==> flow/design.v <==
`timescale 1ns / 1ps
module DiscriminantCalculator(
    input signed [31:0] SphereX,
    input signed [31:0] SphereY,
    input signed [31:0] SphereZ,
    input [31:0] SphereRadius,
    input signed [31:0] RayStartX,
    input signed [31:0] RayStartY,
    input signed [31:0] RayStartZ,
    input signed [31:0] RayDirX,
    input signed [31:0] RayDirY,
    input signed [31:0] RayDirZ,
    output signed [31:0] Discriminant,
    output signed [31:0] B_out,
    output QuickIntersects,
    input CLK,
    input aresetn,
    input InputValid,
    output InputReady,
    output OutputReady
    );
    parameter waiting = 2'b00;
    parameter reading = 2'b01;
    parameter process = 2'b10;
    parameter process2 = 2'b11;
    logic [1:0] nextState;
    logic [1:0] state;
    logic signed [31:0] dx;
    logic signed [31:0] dy;
    logic signed [31:0] dz;
    logic signed [31:0] discriminant;
    logic signed [31:0] A;
    logic signed [31:0] B;
    logic signed [31:0] C;
    logic signed [31:0] distX;
    logic signed [31:0] distY;
    logic signed [31:0] distZ;
    logic [31:0] sphereRadiusSquared;
    assign InputReady = (state == waiting);
    assign OutputReady = (state == process2);
    assign Discriminant = discriminant;
    assign B_out = B;
    assign QuickIntersects = (discriminant > 0);
    always_ff@(posedge CLK) begin
        if (aresetn == 1'b0) begin
            state <= waiting;
        end else begin
            state <= nextState;
        end
        if (nextState == reading) begin
            dx <= RayDirX;
            dy <= RayDirY;
            dz <= RayDirZ;
            distX <= RayStartX - SphereX;
            distY <= RayStartY - SphereY;
            distZ <= RayStartZ - SphereZ;
            sphereRadiusSquared <= SphereRadius * SphereRadius;
            A <= RayDirX * RayDirX + RayDirY * RayDirY + RayDirZ * RayDirZ;
        end else if (nextState == process) begin
            B <= (dx * distX + dy * distY + dz * distZ) << 1;
            C <= (distX * distX + distY * distY + distZ * distZ) - sphereRadiusSquared;
        end else if (nextState == process2) begin
            discriminant <= B * B - 4 * A * C;
        end         
    end
    always_comb begin
        case (state) 
        waiting:
            if (InputValid) begin
                nextState = reading;
            end else begin
                nextState = waiting;
            end            
        reading:
            nextState = process;
        process:
            nextState = process2;
        process2:
            nextState = waiting;
        endcase
    end
endmodule
---- Reports on DiscriminantCalculator ----
The steps from the RTL of DiscriminantCalculator to its reports follow in flow order.
Lines are those of the file above, counted from 1.
Operators: Yosys type, input widths -> output width; for muxes data width and select width s.
Not given: n/a
design
  top module .............................. DiscriminantCalculator
  clock port .............................. CLK
  cell library ............................ sky130hd
  corner .................................. tt_025C_1v80

---- Word level ----
Counts by Yosys on the flattened word-level netlist (proc, flatten, opt, wreduce; memories kept). Register bits leave out memories and registers merged into their read ports (data or address); mux counts leave out enables and synchronous resets folded into registers. Print and check cells are left out. Cells with the same type and inputs are merged into one.
bit counts
  register bits ........................... 351
  bits of input ports ..................... 323
cells by class
  add/sub/neg operators ................... 11
  multiply operators ...................... 12
  order comparisons ....................... 1
  eq/ne operators ......................... 6
  multiplexer cells ....................... 2
  bitwise operators ....................... 2
  reductions and logical operators ........ 3
operator list
  kind                 number
  $mul 32x32->32       4
  $mul 32x32->30       3
  $mul 32x32->31       3
  $mul 31x31->30       1
  $mul 30x32->30       1
  $sub 32x32->32       5
  $add 32x32->32       2
  $add 31x31->31       2
  $add 30x30->30       2
  $gt 32x1->1 const B  1
  $eq 2x2->1 const B   4
  $pmux 2 s4           1
  $eq 2x1->1 const B   2
  $reduce_and 3->1     1
  $not 1->1            2
  $logic_not 2->1      1
  $reduce_and 2->1     1
  $mux 1               1

---- Depth ----
Yosys ltp: most cells in a row. Word level: on the elaborated netlist, between registers, memories and ports. Mapped: between sequential cells and ports; inverters and the memories' decode and read muxes count.
depth
  depth in word-level cells ............... 5
  ABC_AREA ................................ 0
  gate-level depth with buffers ........... 39

---- Netlist ----
Source: synth_stat.txt of the flow (Yosys; design flattened, memories mapped). It holds for the ABC_AREA given above (unset counts as 0); a run with the other value may have another netlist.
cells by type
  cell                       number  total area (um^2)
  sky130_fd_sc_hd__fa_1      4,365   8.74E+04
  sky130_fd_sc_hd__ha_1      1,699   2.13E+04
  sky130_fd_sc_hd__inv_1     5,614   2.11E+04
  sky130_fd_sc_hd__edfxtp_1  336     1.01E+04
  sky130_fd_sc_hd__and2_1    1,586   9.92E+03
  sky130_fd_sc_hd__nand2_1   2,101   7.89E+03
  sky130_fd_sc_hd__xnor2_1   602     5.27E+03
  sky130_fd_sc_hd__clkbuf_1  638     2.39E+03
  sky130_fd_sc_hd__xor2_1    159     1.39E+03
  sky130_fd_sc_hd__a21oi_1   197     985.946
  sky130_fd_sc_hd__a21o_1    119     893.357
  sky130_fd_sc_hd__nor2_1    223     837.053
  sky130_fd_sc_hd__o21ai_0   116     580.557
  sky130_fd_sc_hd__nor2b_1   52      325.312
  sky130_fd_sc_hd__o21a_1    38      285.274
  sky130_fd_sc_hd__nand2b_1  45      281.52
  sky130_fd_sc_hd__o21bai_1  29      217.709
  sky130_fd_sc_hd__nor3_1    41      205.197
Not listed: further types 57, cells in them 311.
synthesis totals
  cells in the netlist .................... 18,271
  cell area after synthesis ............... 173,606.5 um^2
  sequential area ......................... 10,169.8 um^2
  flip-flop cells ......................... 340

---- Path before layout ----
Source: OpenSTA report_checks on the synthesized netlist (no wires, ideal clock, input and output delay 20% of the period each), path of least setup slack; recovery checks are left aside. Register names are those of the netlist, which keeps one name where synthesis merged equal registers.
timing after synthesis
  path kind ............................... in2reg
  start ................................... input port InputValid
  end ..................................... register A[0]
  clock period ............................ 11.0 ns
  setup time .............................. 1.534 ns
  time at the first pin ................... 2.200 ns
  arrival time ............................ 26.675 ns
  required time ........................... 9.466 ns
  path slack .............................. -17.209 ns
  delay of the path ....................... 26.009 ns
  driving pins on the path ................ 1
  synthesis period reached ................ 28.209 ns
"delay of the path" = arrival - input delay + setup time.
"driving pins on the path" counts driving pins, that of a launching flip-flop among them; a cell with two outputs on the path counts twice.
"synthesis period reached" is the clock period less the worst setup slack; recovery checks do not enter. This is arithmetic on one report: input and output delays are still those of the set period (20% each).
The rows between start and end are the longest chain of elaborated cells between them; the timing report does not say that the signal goes this way. Where chains are equally long, one stands for them.
Each line given opens the expression or statement behind the cell; cells for indexed reads and writes are added by Yosys, which also makes memories of some case tables.
on the way, after synthesis
  cell sequence ........................... sky130_fd_sc_hd__nor4b_1
  cells in the longest elaborated chain ... 3
ends and longest elaborated chain, after synthesis
  what                line  RTL
  start: declaration  18    input InputValid,
  $mux 1              69    if (InputValid) begin
  $pmux 2 s4          67    case (state)
  $eq 2x1->1          50    if (nextState == reading) begin
  end: assignment     58    A <= RayDirX * RayDirX + RayDirY * RayDirY + RayDirZ * RayDirZ;

---- Worst path after layout ----
Path of least setup slack in the final report of run 1 (OpenROAD, finished layout, wires in). Where an end is a register, its clock arrival counts in the times.
timing post-layout
  path kind ............................... reg2reg
  start ................................... register distZ[4]
  end ..................................... register B[30]
  clock period ............................ 6.53 ns
  setup time .............................. 0.29 ns
  time at the first pin ................... 0.72 ns
  arrival time ............................ 9.34 ns
  required time ........................... 6.97 ns
  path slack .............................. -2.37 ns
  driving pins on the path ................ 32
The rows between start and end are the longest chain of elaborated cells between them; the timing report does not say that the signal goes this way. Where chains are equally long, one stands for them.
on the way, post-layout
  cell sequence ........................... sky130_fd_sc_hd__edfxtp_1 > sky130_fd_sc_hd__buf_12 > sky130_fd_sc_hd__buf_12 > sky130_fd_sc_hd__buf_16 > sky130_fd_sc_hd__and2_4 > sky130_fd_sc_hd__fa_1 > sky130_fd_sc_hd__inv_1 > sky130_fd_sc_hd__fa_1 > sky130_fd_sc_hd__inv_1 > sky130_fd_sc_hd__fa_2 > sky130_fd_sc_hd__inv_2 > sky130_fd_sc_hd__fa_2 > sky130_fd_sc_hd__fa_1 > sky130_fd_sc_hd__fa_2 > sky130_fd_sc_hd__inv_2 > sky130_fd_sc_hd__fa_2 > sky130_fd_sc_hd__fa_1 > sky130_fd_sc_hd__inv_2 > sky130_fd_sc_hd__fa_1 > sky130_fd_sc_hd__inv_2 > sky130_fd_sc_hd__fa_1 > sky130_fd_sc_hd__ha_4 > sky130_fd_sc_hd__ha_4 > sky130_fd_sc_hd__a211oi_2 > sky130_fd_sc_hd__o211ai_1 > sky130_fd_sc_hd__a311oi_2 > sky130_fd_sc_hd__buf_4 > sky130_fd_sc_hd__o21bai_4 > sky130_fd_sc_hd__nand2_2 > sky130_fd_sc_hd__a21boi_4 > sky130_fd_sc_hd__o41ai_4 > sky130_fd_sc_hd__xnor2_2
  cells in the longest elaborated chain ... 2
ends and longest elaborated chain, post-layout
  what                line  RTL
  start: declaration  37    logic signed [31:0] distZ;
  start: assignment   56    distZ <= RayStartZ - SphereZ;
  $mul 32x32->31      60    B <= (dx * distX + dy * distY + dz * distZ) << 1;
  $add 31x31->31      60
  end: assignment     60
  end: declaration    33    logic signed [31:0] B;

Data sheet: physical implementation of DiscriminantCalculator

DiscriminantCalculator through Yosys and OpenROAD on sky130hd: 5 stored runs, unordered, with their settings and measured results. The constraints put input and output delay at 20% of the set period each and load the outputs with 0.01 pF.
"allowed time less slack (worst setup path)" means the part of the period allowed to the worst setup path (the constraints hold back 20% at inputs and 20% at outputs) less its slack; where the path has registers, the arrival times of their clocks count too.

---- run 1 ----
settings
  period_ns = 6.53
  CAP_MARGIN = 20
  CORE_MARGIN = 2
  CORE_UTILIZATION = 40
  SLEW_MARGIN = 20
results
  overall die area ........................ 439,304.0 um^2
  post-synthesis cell area ................ 173,606.5 um^2
  setup slack of the worst path ........... -2.371 ns
  standard-cell area of the final layout .. 214,387.0 um^2
  allowed time less slack (worst setup path) .. 8.90 ns
  critical path kind ...................... reg2reg
  utilization in the final report ......... 0.497
  post-route worst hold slack ............. 0.504 ns

---- run 2 ----
settings
  ABC_AREA = 1
  CELL_PAD_IN_SITES_DETAIL_PLACEMENT = 2
  CORE_ASPECT_RATIO = 0.7
  CORE_UTILIZATION = 28
  CTS_CLUSTER_DIAMETER = 167
  CTS_CLUSTER_SIZE = 84
  GPL_ROUTABILITY_DRIVEN = 0
  MAX_ROUTING_LAYER = met4
  MIN_ROUTING_LAYER = met1
  PLACE_DENSITY = 0.53
  SETUP_SLACK_MARGIN = 1.6
  period_ns = 5.94
  CAP_MARGIN = 20
  CORE_MARGIN = 2
  SLEW_MARGIN = 20
results
  stopped before the end: routing reported GRT-0116

---- run 3 ----
settings
  CELL_PAD_IN_SITES_GLOBAL_PLACEMENT = 1
  GPL_TIMING_DRIVEN = 0
  period_ns = 11.0
  CAP_MARGIN = 20
  CORE_MARGIN = 2
  CORE_UTILIZATION = 40
  SLEW_MARGIN = 20
results
  overall die area ........................ 439,304.0 um^2
  post-synthesis cell area ................ 173,606.5 um^2
  setup slack of the worst path ........... -0.051 ns
  standard-cell area of the final layout .. 187,667.0 um^2
  allowed time less slack (worst setup path) .. 11.05 ns
  critical path kind ...................... reg2reg
  utilization in the final report ......... 0.435
  post-route worst hold slack ............. 0.515 ns

---- run 4 ----
settings
  CAP_MARGIN = 5
  CELL_PAD_IN_SITES_DETAIL_PLACEMENT = 1
  CELL_PAD_IN_SITES_GLOBAL_PLACEMENT = 2
  CORE_MARGIN = 5
  CORE_UTILIZATION = 38
  CTS_CLUSTER_SIZE = 75
  GPL_TIMING_DRIVEN = 0
  HOLD_SLACK_MARGIN = 0.16
  MAX_ROUTING_LAYER = met4
  MIN_ROUTING_LAYER = met2
  SLEW_MARGIN = 35
  period_ns = 16.0
results
  stopped before the end: routing reported GRT-0116

---- run 5 ----
settings
  CAP_MARGIN = 5
  CELL_PAD_IN_SITES_DETAIL_PLACEMENT = 1
  CELL_PAD_IN_SITES_GLOBAL_PLACEMENT = 2
  CORE_MARGIN = 7
  CTS_CLUSTER_SIZE = 75
  GPL_TIMING_DRIVEN = 1
  HOLD_SLACK_MARGIN = 0.16
  SLEW_MARGIN = 35
  period_ns = 17.2
  CORE_UTILIZATION = 40
results
  overall die area ........................ 452,660.0 um^2
  post-synthesis cell area ................ 173,606.5 um^2
  setup slack of the worst path ........... 4.879 ns
  standard-cell area of the final layout .. 186,230.0 um^2
  allowed time less slack (worst setup path) .. 8.88 ns
  critical path kind ...................... in2reg
  utilization in the final report ......... 0.432
  post-route worst hold slack ............. 0.523 ns
